==> flow/design.v <==
module adder #(parameter N = 64)
					(input logic [N-1:0] a, b,
					output logic [N-1:0] y);
	assign y = a + b;
endmodule
module alu (input logic [63:0] a, input logic [63:0] b, input logic [3:0] ALUControl,
				output logic [63:0] result, output logic zero);
	always_comb begin
		casez(ALUControl)
			4'b0000: result = a & b;
			4'b0001: result = a | b;
			4'b0010: result = a + b;
			4'b0110: result = a - b;
			4'b0111: result = b;
			default : result = 64'b1;
		endcase
		zero = result === '0 ? '1 : '0;
	end
endmodule
module aludec (input  logic [10:0] funct,  
					input  logic [1:0]  aluop,  
					output logic [3:0] alucontrol);  				
	always_comb
		if (aluop == 2'b00) alucontrol = 4'b0010;			 
		else if (aluop == 2'b01) alucontrol = 4'b0111; 	 
		else if((aluop == 2'b10)  & (funct == 11'b10001011000)) alucontrol = 4'b0010;	 
		else if((aluop == 2'b10)  & (funct == 11'b11001011000)) alucontrol = 4'b0110;	 
		else if((aluop == 2'b10)  & (funct == 11'b10001010000)) alucontrol = 4'b0000;	 
		else if((aluop == 2'b10)  & (funct == 11'b10101010000)) alucontrol = 4'b0001;	 
		else if((aluop == 2'b10)  & (funct == 11'b10010001000 || funct == 11'b10010001001)) alucontrol = 4'b0010;  
		else if((aluop == 2'b10)  & (funct == 11'b11010001000 || funct == 11'b11010001001)) alucontrol = 4'b0110;  
		else alucontrol = 4'b0000;
endmodule
module maindec(
    input logic [10:0] Op,
    output logic Reg2Loc, 
    output logic ALUSrc, 
    output logic MemtoReg, 
    output logic RegWrite, 
    output logic MemRead, 
    output logic MemWrite, 
    output logic Branch,
    output logic [1:0] ALUOp
);
    always_comb begin
        casez (Op)
            11'b111_1100_0010: {Reg2Loc, ALUSrc, MemtoReg, RegWrite, MemRead, MemWrite, Branch, ALUOp} = 9'b011110000; 
            11'b111_1100_0000: {Reg2Loc, ALUSrc, MemtoReg, RegWrite, MemRead, MemWrite, Branch, ALUOp} = 9'b110001000;
            11'b101_1010_0???: {Reg2Loc, ALUSrc, MemtoReg, RegWrite, MemRead, MemWrite, Branch, ALUOp} = 9'b100000101;
            11'b100_0101_1000, 
            11'b110_0101_1000, 
            11'b100_0101_0000, 
            11'b101_0101_0000: {Reg2Loc, ALUSrc, MemtoReg, RegWrite, MemRead, MemWrite, Branch, ALUOp} = 9'b000100010;
				11'b100_1000_100?,
				11'b110_1000_100?: {Reg2Loc, ALUSrc, MemtoReg, RegWrite, MemRead, MemWrite, Branch, ALUOp} = 9'b010100010;
            default: {Reg2Loc, ALUSrc, MemtoReg, RegWrite, MemRead, MemWrite, Branch, ALUOp} = 9'b000000000;
        endcase
    end
endmodule
module controller(input logic [10:0] instr,
						output logic [3:0] AluControl,						
						output logic reg2loc, regWrite, AluSrc, Branch,
											memtoReg, memRead, memWrite);
	logic [1:0] AluOp_s;
	maindec 	decPpal 	(.Op(instr), 
							.Reg2Loc(reg2loc), 
							.ALUSrc(AluSrc), 
							.MemtoReg(memtoReg), 
							.RegWrite(regWrite), 
							.MemRead(memRead), 
							.MemWrite(memWrite), 
							.Branch(Branch), 
							.ALUOp(AluOp_s));	
	aludec 	decAlu 	(.funct(instr), 
							.aluop(AluOp_s), 
							.alucontrol(AluControl));
endmodule
module flopr #(parameter N = 64) (input logic clk,
					input logic reset,
					input logic [N-1:0] d,
					output logic [N-1:0] q);
			always_ff @(posedge clk, posedge reset)
				if (reset) q <= 4'b0;
				else q <= d;
endmodule
module mux2 #(parameter N = 64)
				(input logic [N-1:0] d0, d1,
				input logic s,
				output logic [N-1:0] y);
	assign y = s ? d1 : d0;
endmodule
module sl2 #(parameter N = 64)
				(input logic [N-1:0] a,					
				output logic [N-1:0] y);
	assign y[0] = 1'b0;
	assign y[1] = 1'b0;
	assign y[63:2] = a[61:0];
endmodule
module signext(input logic [31:0] a, output logic [63:0] y);
	always_comb
		casez(a[31:21])
			11'b11111000010,  
			11'b11111000000:  
				y = {{55{a[20]}}, a[20:12]};  
			11'b10110100???:  
				y = {{45{a[23]}}, a[23:5]};  
			11'b100_1000_100?, 11'b110_1000_100?:  
				y = {{52{a[21]}}, a[21:10]};  
			default: y = 0;
		endcase
endmodule
module regfile(input logic clk, input logic we3, input logic [4:0] ra1,
					input logic [4:0] ra2, input logic [4:0] wa3, input logic [63:0] wd3,
					output logic [63:0] rd1, output logic [63:0] rd2);
	logic [63:0] registers [0:30];
	always @(*) begin
	  rd1 <= (ra1 == 5'd31) ? 64'd0 : registers[ra1];
	  rd2 <= (ra2 == 5'd31) ? 64'd0 : registers[ra2];
	end
	always_ff @(posedge clk) begin
	  if (we3 == 1 && wa3 != 5'd31) begin
			registers[wa3] <= wd3;
	  end
	end
endmodule
module fetch #(parameter N = 64)(input logic PCSrc_F,clk,reset,
					input logic [N-1:0] PCBranch_F,
					output logic [N-1:0] imem_addr_F);
	logic [N-1:0] add_out;
	logic [N-1:0] mux2_out;
	mux2 #(N) mux(add_out, PCBranch_F, PCSrc_F, mux2_out);
	flopr #(N) pc(clk, reset, mux2_out, imem_addr_F);
	adder #(N) add(imem_addr_F, N'('d4), add_out);
endmodule
module decode #(parameter N = 64)
					(input logic regWrite_D, reg2loc_D, clk,
					input logic [N-1:0] writeData3_D,
					input logic [31:0] instr_D,
					output logic [N-1:0] signImm_D, readData1_D, readData2_D, 
					input logic [4:0] wa3_D);  
	logic [4:0] ra2;			
	mux2 	#(5) 	ra2mux	(.d0(instr_D[20:16]), .d1(instr_D[4:0]), .s(reg2loc_D), .y(ra2));
	regfile 		registers(.clk(clk), .we3(regWrite_D), .ra1(instr_D[9:5]), .ra2(ra2), .wa3(wa3_D), 
								 .wd3(writeData3_D), .rd1(readData1_D), .rd2(readData2_D));
	signext 		ext		(.a(instr_D), .y(signImm_D));	
endmodule
module execute #(parameter N = 64)  
(
					input logic AluSrc,
					input logic [3:0] AluControl,
					input logic [N-1:0] PC_E, signImm_E, readData1_E, readData2_E,
					output logic [N-1:0] PCBranch_E, aluResult_E, writeData_E,
					output logic zero_E
	);
	logic [N-1:0] MUX_out;
	logic [N-1:0] sl2_out;
	sl2 sl2(signImm_E,sl2_out);
	mux2 mux(readData2_E, signImm_E, AluSrc, MUX_out);
	adder adder(PC_E,sl2_out,PCBranch_E);
	alu alu(readData1_E,MUX_out,AluControl,aluResult_E, zero_E);
	assign writeData_E = readData2_E;
endmodule
module memory 	(input logic Branch_M, zero_M,					
					output logic PCSrc_M);
	assign PCSrc_M = Branch_M & zero_M;
endmodule
module writeback #(parameter N = 64)
					(input logic [N-1:0] aluResult_W, DM_readData_W,
					input logic memtoReg,
					output logic [N-1:0] writeData3_W);					
	mux2 #(64) MtoRmux (.d0(aluResult_W), .d1(DM_readData_W), .s(memtoReg), .y(writeData3_W));
endmodule
module datapath #(parameter N = 64)
					(input logic reset, clk,
					input logic reg2loc,									
					input logic AluSrc,
					input logic [3:0] AluControl,
					input logic	Branch,
					input logic memRead,
					input logic memWrite,
					input logic regWrite,	
					input logic memtoReg,									
					input logic [31:0] IM_readData,
					input logic [N-1:0] DM_readData,
					output logic [N-1:0] IM_addr, DM_addr, DM_writeData,
					output logic DM_writeEnable, DM_readEnable );					
	logic PCSrc;
	logic [N-1:0] PCBranch_E, aluResult_E, writeData_E, writeData3; 
	logic [N-1:0] signImm_D, readData1_D, readData2_D;
	logic zero_E;
	logic [95:0] qIF_ID;
	logic [270:0] qID_EX;
	logic [202:0] qEX_MEM;
	logic [134:0] qMEM_WB;
	fetch 	#(64) 	FETCH 	(.PCSrc_F(PCSrc),
										.clk(clk),
										.reset(reset),
										.PCBranch_F(qEX_MEM[197:134]),
										.imem_addr_F(IM_addr));								
	flopr 	#(96)		IF_ID 	(.clk(clk),
										.reset(reset), 
										.d({IM_addr, IM_readData}),
										.q(qIF_ID));
	decode 	#(64) 	DECODE 	(.regWrite_D(qMEM_WB[134]),
										.reg2loc_D(reg2loc), 
										.clk(clk),
										.writeData3_D(writeData3),
										.instr_D(qIF_ID[31:0]), 
										.signImm_D(signImm_D), 
										.readData1_D(readData1_D),
										.readData2_D(readData2_D),
										.wa3_D(qMEM_WB[4:0]));				
	flopr 	#(271)	ID_EX 	(.clk(clk),
										.reset(reset), 
										.d({AluSrc, AluControl, Branch, memRead, memWrite, regWrite, memtoReg,	
											qIF_ID[95:32], signImm_D, readData1_D, readData2_D, qIF_ID[4:0]}),
										.q(qID_EX));	
	execute 	#(64) 	EXECUTE 	(.AluSrc(qID_EX[270]),
										.AluControl(qID_EX[269:266]),
										.PC_E(qID_EX[260:197]), 
										.signImm_E(qID_EX[196:133]), 
										.readData1_E(qID_EX[132:69]), 
										.readData2_E(qID_EX[68:5]), 
										.PCBranch_E(PCBranch_E), 
										.aluResult_E(aluResult_E), 
										.writeData_E(writeData_E), 
										.zero_E(zero_E));											
	flopr 	#(203)	EX_MEM 	(.clk(clk),
										.reset(reset), 
										.d({qID_EX[265:261], PCBranch_E, zero_E, aluResult_E, writeData_E, qID_EX[4:0]}),
										.q(qEX_MEM));	
	memory				MEMORY	(.Branch_M(qEX_MEM[202]), 
										.zero_M(qEX_MEM[133]), 
										.PCSrc_M(PCSrc));
	assign DM_writeData = qEX_MEM[68:5];
	assign DM_addr = qEX_MEM[132:69];
	assign DM_writeEnable = qEX_MEM[200];
	assign DM_readEnable = qEX_MEM[201];
	flopr 	#(135)	MEM_WB 	(.clk(clk),
										.reset(reset), 
										.d({qEX_MEM[199:198], qEX_MEM[132:69],	DM_readData, qEX_MEM[4:0]}),
										.q(qMEM_WB));
	writeback #(64) 	WRITEBACK (.aluResult_W(qMEM_WB[132:69]), 
										.DM_readData_W(qMEM_WB[68:5]), 
										.memtoReg(qMEM_WB[133]), 
										.writeData3_W(writeData3));		
endmodule
module processor_arm #(parameter N = 64)
							(input logic CLOCK_50, reset,
							output logic [N-1:0] IM_addr,
							input  logic [31:0] IM_readData,
							output logic [N-1:0] DM_writeData, DM_addr,
							output logic DM_writeEnable, DM_readEnable,
							input  logic [N-1:0] DM_readData);
	logic [31:0] q;
	logic [3:0] AluControl;
	logic reg2loc, regWrite, AluSrc, Branch, memtoReg, memRead, memWrite;
	logic [10:0] instr;
	assign q = IM_readData;
	controller 		c 			(.instr(instr), 
									.AluControl(AluControl), 
									.reg2loc(reg2loc), 
									.regWrite(regWrite), 
									.AluSrc(AluSrc), 
									.Branch(Branch),
									.memtoReg(memtoReg), 
									.memRead(memRead), 
									.memWrite(memWrite));
	datapath #(64) dp 		(.reset(reset), 
									.clk(CLOCK_50), 
									.reg2loc(reg2loc), 
									.AluSrc(AluSrc), 
									.AluControl(AluControl), 
									.Branch(Branch), 
									.memRead(memRead),
									.memWrite(memWrite), 
									.regWrite(regWrite), 
									.memtoReg(memtoReg), 
									.IM_readData(q), 
									.DM_readData(DM_readData), 
									.IM_addr(IM_addr), 
									.DM_addr(DM_addr), 
									.DM_writeData(DM_writeData), 
									.DM_writeEnable(DM_writeEnable), 
									.DM_readEnable(DM_readEnable));				
	flopr #(11)		IF_ID_TOP(.clk(CLOCK_50),
									.reset(reset), 
									.d(q[31:21]), 
									.q(instr));
endmodule
From RTL to reports: processor_arm
What the tools print for processor_arm, step after step.
Lines are those of the file above, counted from 1.
Not given: -
- top module: processor_arm
- clock input: CLOCK_50
- standard-cell library: sky130hd
- corner: tt_025C_1v80

Word level
Source: Yosys, flattened and elaborated, memories not mapped. Widths are those after wreduce; folded enables and synchronous resets count as part of the registers. Registers that Yosys merges into a memory's read port (data or address) are not register bits. Print and check cells do not count. Equal cells are merged and count once.
Yosys's memory passes give these memory sizes; they may raise the number of words (mostly to a power of two), join words into wider ones and drop unused or constant bits.
- add/sub/neg operators at 4
- eq/ne operators at 28
- multiplexer cells at 21
- bitwise gates (word level) at 9
- reductions and logical operators at 9
- operators with widths (cell ; number):
    64-bit two-way mux ; 6
    64-bit parallel mux with 5-bit select ; 1
    64-bit parallel mux with 3-bit select ; 1
    11-bit == test (second input constant) ; 12
    64-bit adder ; 2
    64-bit by 1-bit === test with 1-bit output (second input constant) ; 1
    64-bit by 3-bit adder with 64-bit output (second input constant) ; 1
    64-bit subtractor ; 1
    64-bit bitwise AND ; 1
    64-bit OR ; 1
    9-bit parallel mux with 5-bit select ; 1
    10-bit == test (second input constant) ; 4
    3-bit two-way mux ; 8
    8-bit == test (second input constant) ; 2
    5-bit == test (second input constant) ; 2
    5-bit two-way mux ; 2
    4-bit by 3-bit == test with 1-bit output (second input constant) ; 2
    1-bit bitwise AND ; 7
    2-bit OR reduction ; 3
    5-bit inequality test (second input constant) ; 1
    4-bit by 1-bit == test with 1-bit output (second input constant) ; 1
    4-bit by 2-bit == test with 1-bit output (second input constant) ; 1
    4-bit zero test ; 1
    4-bit OR reduction ; 1
    1-bit logical OR ; 2
    2-bit by 1-bit == test with 1-bit output (second input constant) ; 1
    2-bit == test (second input constant) ; 1
    2-bit zero test ; 1
Other operator kinds: 2; their cells: 3.
- flip-flop bits (word level) at 780
- noted bits in writable memories: 1984
- memories kept: 1
- input bits: 98
- output and inout port bits: 194
- word-level cells at 78
- memory list (name ; depth ; width ; read ports ; wr ports ; line ; text):
    dp.DECODE.registers.registers ; 31 ; 64 ; 2 ; 1 ; 115 ; logic [63:0] registers [0:30];

Longest topological paths
Depth = most cells in a row (Yosys ltp): at word level without a register or memory, in the mapped netlist without a sequential cell, where the memories' decode and read muxes count.
- depth after elaboration at 13
- ABC_AREA at 0
- gate-level depth with buffers: 30
- noted depth with buffers taken out: 27

After synthesis
The flow's flattened synthesis, as Yosys stat reports it; memories are mapped. The netlist is that of the ABC_AREA named above (0 if unset); the other value can give another one.
- cell types (cell ; number ; area in all (sq um)):
    sky130_fd_sc_hd__edfxtp_1 ; 1984 ; 5.96E+04
    sky130_fd_sc_hd__dfrtp_1 ; 721 ; 1.8E+04
    sky130_fd_sc_hd__mux4_2 ; 576 ; 1.3E+04
    sky130_fd_sc_hd__nand2_1 ; 2265 ; 8.5E+03
    sky130_fd_sc_hd__a311oi_1 ; 386 ; 3.38E+03
    sky130_fd_sc_hd__nand3_1 ; 577 ; 2887.77
    sky130_fd_sc_hd__clkbuf_1 ; 613 ; 2.3E+03
    sky130_fd_sc_hd__ha_1 ; 128 ; 1.6E+03
    sky130_fd_sc_hd__a21oi_1 ; 315 ; 1.58E+03
    sky130_fd_sc_hd__mux2i_1 ; 157 ; 1.57E+03
    sky130_fd_sc_hd__nor2_1 ; 391 ; 1.47E+03
    sky130_fd_sc_hd__and3_1 ; 218 ; 1.36E+03
    sky130_fd_sc_hd__o21ai_0 ; 258 ; 1.29E+03
    sky130_fd_sc_hd__xnor2_1 ; 124 ; 1.09E+03
    sky130_fd_sc_hd__a31oi_1 ; 155 ; 969.68
    sky130_fd_sc_hd__buf_4 ; 128 ; 960.922
    sky130_fd_sc_hd__mux2_2 ; 81 ; 912.125
    sky130_fd_sc_hd__xor2_1 ; 94 ; 823.29
Not listed: further types 71, cells in them 949.
- cell count at 10120
- chip area (Yosys): 0.1277913 sq mm
- sequential area: 0.0776194 sq mm
- flip-flop cells at 2705
- noted buffers: 855
By module: a second synthesis without flattening, with its own total; a netlist apart from the flattened one above.
- noted cell total of the unflattened synthesis: 8426
- area (unflattened synthesis): 0.1320254 sq mm
Rows give one instance, submodules left out.
- modules (module ; times used ; cells ; area (sq mm) ; seq. area (sq mm)):
    regfile ; 1 ; 4879 ; 0.0919019 ; 0.0595771
    alu ; 1 ; 1120 ; 0.0074959 ; 0
    flopr #(N=271) ; 1 ; 272 ; 0.0067853 ; 0.0067815
    flopr #(N=203) ; 1 ; 204 ; 0.0050836 ; 0.0050799
    adder #(N=64) ; 1 ; 579 ; 0.0039025 ; 0
    adder ; 1 ; 579 ; 0.0039025 ; 0
    flopr #(N=135) ; 1 ; 136 ; 0.003382 ; 0.0033782
    flopr #(N=96) ; 1 ; 97 ; 0.0024061 ; 0.0024023
    mux2 #(N=64) ; 2 ; 71 ; 0.0010773 ; 0
    flopr #(N=64) ; 1 ; 65 ; 0.0016053 ; 0.0016015
    mux2 ; 1 ; 71 ; 0.0010773 ; 0
    signext ; 1 ; 97 ; 0.0007507 ; 0
    sl2 ; 1 ; 65 ; 0.0004842 ; 0
    execute #(N=64) ; 1 ; 64 ; 0.0004805 ; 0
Further modules, not shown: 11.

Timing after synthesis
Path of least setup slack by OpenSTA after synthesis, without wires, with an ideal clock, recovery checks aside; 20% of the period is set as input and as output delay. Where synthesis merged equal registers, the netlist keeps one of their names.
- kind: flip-flop to flip-flop
- start: register dp.ID_EX.q[270]
- end: register dp.EX_MEM.q[133]
- noted period: 10.0 ns
- noted setup time: 0.096 ns
- launch time at the first pin: 0.000 ns
- noted arrival: 7.476 ns
- data required time: 9.904 ns
- slack at 2.428 ns
- delay of the path: 7.572 ns
- stages at 31
- buffers on the path at 3
- synthesis period reached: 7.572 ns
"delay of the path" is the arrival time less input delay plus setup time.
"stages": output pins that drive a net of the path, with the launching flip-flop's if there is one; two outputs of one cell count as two.
"synthesis period reached" = period - worst setup slack (recovery checks aside). The figure is calculated, with input and output delays left at 20% of the set period.
Between the ends stands the longest chain of elaborated cells between them, by number of cells; it is not shown to be the way that was timed. Of several equally long chains one is given.
A line is the first line of the expression or statement that the cell stems from. Yosys adds cells for indexed reads and writes and turns some case tables into memories.
- path through: sky130_fd_sc_hd__dfrtp_1 > sky130_fd_sc_hd__buf_6 > sky130_fd_sc_hd__buf_2 > sky130_fd_sc_hd__mux2_2 > sky130_fd_sc_hd__inv_1 > sky130_fd_sc_hd__ha_1 > sky130_fd_sc_hd__o21ai_0 > sky130_fd_sc_hd__o21bai_1 > sky130_fd_sc_hd__nor4_2 > sky130_fd_sc_hd__and3_1 > sky130_fd_sc_hd__nand3_1 > sky130_fd_sc_hd__nand3b_1 > sky130_fd_sc_hd__or4_1 > sky130_fd_sc_hd__nor3_1 > sky130_fd_sc_hd__o2111ai_1 > sky130_fd_sc_hd__nand2_1 > sky130_fd_sc_hd__xor2_1 > sky130_fd_sc_hd__ha_1 > sky130_fd_sc_hd__clkbuf_1 > sky130_fd_sc_hd__a21o_1 > sky130_fd_sc_hd__a21o_1 > sky130_fd_sc_hd__a221oi_1 > sky130_fd_sc_hd__o21ai_0 > sky130_fd_sc_hd__a2111oi_0 > sky130_fd_sc_hd__o31ai_1 > sky130_fd_sc_hd__xnor2_1 > sky130_fd_sc_hd__a221o_1 > sky130_fd_sc_hd__or4b_1 > sky130_fd_sc_hd__or4_1 > sky130_fd_sc_hd__or4_1 > sky130_fd_sc_hd__nor4_2
- cells in the longest elaborated chain: 5
- elaborated cells on any way between the ends: 8
- RTL lines with such cells: 7
- classes of those cells: add/sub: 2; eq/ne: 1; mux: 3; logic: 2
- RTL lines, path after synthesis (what ; line ; text):
    start: declaration ; 81 ; output logic [N-1:0] q);
    start: assignment ; 83 ; if (reset) q <= 4'b0;
    start: assignment ; 84 ; else q <= d;
    64-bit two-way mux ; 90 ; assign y = s ? d1 : d0;
    64-bit subtractor ; 13 ; 4'b0110: result = a - b;
    64-bit parallel mux with 5-bit select ; 9 ; casez(ALUControl)
    64-bit by 1-bit === test with 1-bit output ; 17 ; zero = result === '0 ? '1 : '0;
    1-bit two-way mux ; 17 ;
    end: assignment ; 83 ;
    end: assignment ; 84 ;
    end: declaration ; 81 ;
Nets of the timed path that keep an RTL name, with a line that drives or declares them; the list need not be complete.
- nets with RTL names, path after synthesis (net ; line):
    dp.EXECUTE.alu.result[63] ; 9

Timing after layout
From the final timing report of flow run A: the path of least setup slack in the routed layout; clock arrival at registers is part of the times.
- kind: flip-flop to flip-flop
- start: register dp.ID_EX.q[270]
- end: register dp.EX_MEM.q[133]
- noted period: 9.5 ns
- noted setup time: 0.09 ns
- launch time at the first pin: 0.89 ns
- noted arrival: 9.81 ns
- data required time: 10.31 ns
- slack at 0.50 ns
- stages at 29
- buffers on the path at 1
Between the ends stands the longest chain of elaborated cells between them, by number of cells; it is not shown to be the way that was timed. Of several equally long chains one is given.
- path through: sky130_fd_sc_hd__dfrtp_4 > sky130_fd_sc_hd__mux2_2 > sky130_fd_sc_hd__inv_1 > sky130_fd_sc_hd__ha_1 > sky130_fd_sc_hd__o21ai_0 > sky130_fd_sc_hd__o21bai_1 > sky130_fd_sc_hd__nor4_2 > sky130_fd_sc_hd__buf_4 > sky130_fd_sc_hd__and3_1 > sky130_fd_sc_hd__nand3_1 > sky130_fd_sc_hd__nand3b_1 > sky130_fd_sc_hd__or4_1 > sky130_fd_sc_hd__nor3_1 > sky130_fd_sc_hd__o2111ai_1 > sky130_fd_sc_hd__nand2_1 > sky130_fd_sc_hd__xor2_1 > sky130_fd_sc_hd__ha_1 > sky130_fd_sc_hd__a21o_1 > sky130_fd_sc_hd__a21o_1 > sky130_fd_sc_hd__a221oi_1 > sky130_fd_sc_hd__o21ai_0 > sky130_fd_sc_hd__a2111oi_2 > sky130_fd_sc_hd__o31ai_1 > sky130_fd_sc_hd__xnor2_1 > sky130_fd_sc_hd__a221o_1 > sky130_fd_sc_hd__or4b_1 > sky130_fd_sc_hd__or4_1 > sky130_fd_sc_hd__or4_1 > sky130_fd_sc_hd__nor4_2
- cells in the longest elaborated chain: 5
- elaborated cells on any way between the ends: 8
- RTL lines with such cells: 7
- classes of those cells: add/sub: 2; eq/ne: 1; mux: 3; logic: 2
- RTL lines, path post-layout (what ; line ; text):
    start: declaration ; 81 ; output logic [N-1:0] q);
    start: assignment ; 83 ; if (reset) q <= 4'b0;
    start: assignment ; 84 ; else q <= d;
    64-bit two-way mux ; 90 ; assign y = s ? d1 : d0;
    64-bit subtractor ; 13 ; 4'b0110: result = a - b;
    64-bit parallel mux with 5-bit select ; 9 ; casez(ALUControl)
    64-bit by 1-bit === test with 1-bit output ; 17 ; zero = result === '0 ? '1 : '0;
    1-bit two-way mux ; 17 ;
    end: assignment ; 83 ;
    end: assignment ; 84 ;
    end: declaration ; 81 ;
Nets of the timed path that keep an RTL name, with a line that drives or declares them; the list need not be complete.
- nets with RTL names, path post-layout (net ; line):
    dp.EXECUTE.alu.result[63] ; 9

==> runs of processor_arm <==
Below are 2 stored runs of the flow (Yosys, OpenROAD; platform sky130hd) on processor_arm, each with its settings and what was measured, unordered. Constraints: input delay and output delay 20% of the set period each, output load 0.01 pF.
By "clock period achieved" is meant the clock period of the run minus its worst setup slack. This is arithmetic on one report: input and output delays are still those of the set period (20% each).
"critical path time" is the time allowed to the run's worst setup path (the clock period less input and output delay, where it has them) less its slack. Clock arrival times count: a late capture clock shortens it, a late launch clock lengthens it.
"power consumption" is the tool's figure for a default switching activity; nothing was simulated.

Flow run A

==> flow/run.sh <==
#!/bin/bash
# the make line also repeats the synthesis and layout settings of config.mk as NAME=value (left out here)
make -C /OpenROAD-flow-scripts/flow DESIGN_CONFIG=/design/flow/config.mk WORK_HOME=/design/flow/orfs CLKGATE_MAP_FILE= finish
==> flow/config.mk <==
export PLATFORM = sky130hd
export DESIGN_NAME = processor_arm
export DESIGN_NICKNAME = processor_arm
export VERILOG_FILES = /design/flow/design.v
export SDC_FILE = /design/flow/constraint.sdc
export NUM_CORES = 4
export LEC_CHECK = 0
export CAP_MARGIN = 20
export CORE_MARGIN = 2
export CORE_UTILIZATION = 34
export SLEW_MARGIN = 20
==> flow/constraint.sdc <==
create_clock -name core_clock -period 9.5 [get_ports {CLOCK_50}]
set_input_delay 1.9000 -clock core_clock [delete_from_list [all_inputs] [get_ports {CLOCK_50}]]
set_output_delay 1.9000 -clock core_clock [all_outputs]
set_load 0.01 [all_outputs]

Measured in flow run A:
- overall die area at 0.380775 sq mm
- clock period achieved at 9.002 ns
- critical path time: 9.00 ns
- worst setup path kind: flip-flop to flip-flop
- standard-cell area of the final layout: 0.144937 sq mm
- setup slack of the worst path: 0.498 ns
- noted the worst hold slack after layout: 0.297 ns
- noted the mapped cell area after synthesis: 0.1277913 sq mm
- noted the final design utilization: 38.7%
- power consumption: 31108 uW

Flow run B

==> flow/run.sh <==
#!/bin/bash
# the make line also repeats the synthesis and layout settings of config.mk as NAME=value (left out here)
make -C /OpenROAD-flow-scripts/flow DESIGN_CONFIG=/design/flow/config.mk WORK_HOME=/design/flow/orfs CLKGATE_MAP_FILE= finish
==> flow/config.mk <==
export PLATFORM = sky130hd
export DESIGN_NAME = processor_arm
export DESIGN_NICKNAME = processor_arm
export VERILOG_FILES = /design/flow/design.v
export SDC_FILE = /design/flow/constraint.sdc
export NUM_CORES = 4
export LEC_CHECK = 0
export ABC_AREA = 0
export CAP_MARGIN = 25
export CORE_ASPECT_RATIO = 1.17
export CORE_MARGIN = 2
export CORE_UTILIZATION = 18
export CTS_CLUSTER_SIZE = 25
export GPL_ROUTABILITY_DRIVEN = 0
export MAX_ROUTING_LAYER = met4
export PLACE_DENSITY_LB_ADDON = 0.28
export SETUP_SLACK_MARGIN = 1.61
export SLEW_MARGIN = 40
export TNS_END_PERCENT = 80
==> flow/constraint.sdc <==
create_clock -name core_clock -period 14.7 [get_ports {CLOCK_50}]
set_input_delay 2.9400 -clock core_clock [delete_from_list [all_inputs] [get_ports {CLOCK_50}]]
set_output_delay 2.9400 -clock core_clock [all_outputs]
set_load 0.01 [all_outputs]

Measured in flow run B:
- overall die area at 0.716727 sq mm
- clock period achieved at 9.756 ns
- critical path time: 9.76 ns
- worst setup path kind: flip-flop to flip-flop
- standard-cell area of the final layout: 0.150795 sq mm
- setup slack of the worst path: 4.944 ns
- noted the worst hold slack after layout: 0.307 ns
- noted the mapped cell area after synthesis: 0.1277913 sq mm
- noted the final design utilization: 21.3%
- power consumption: 20123 uW
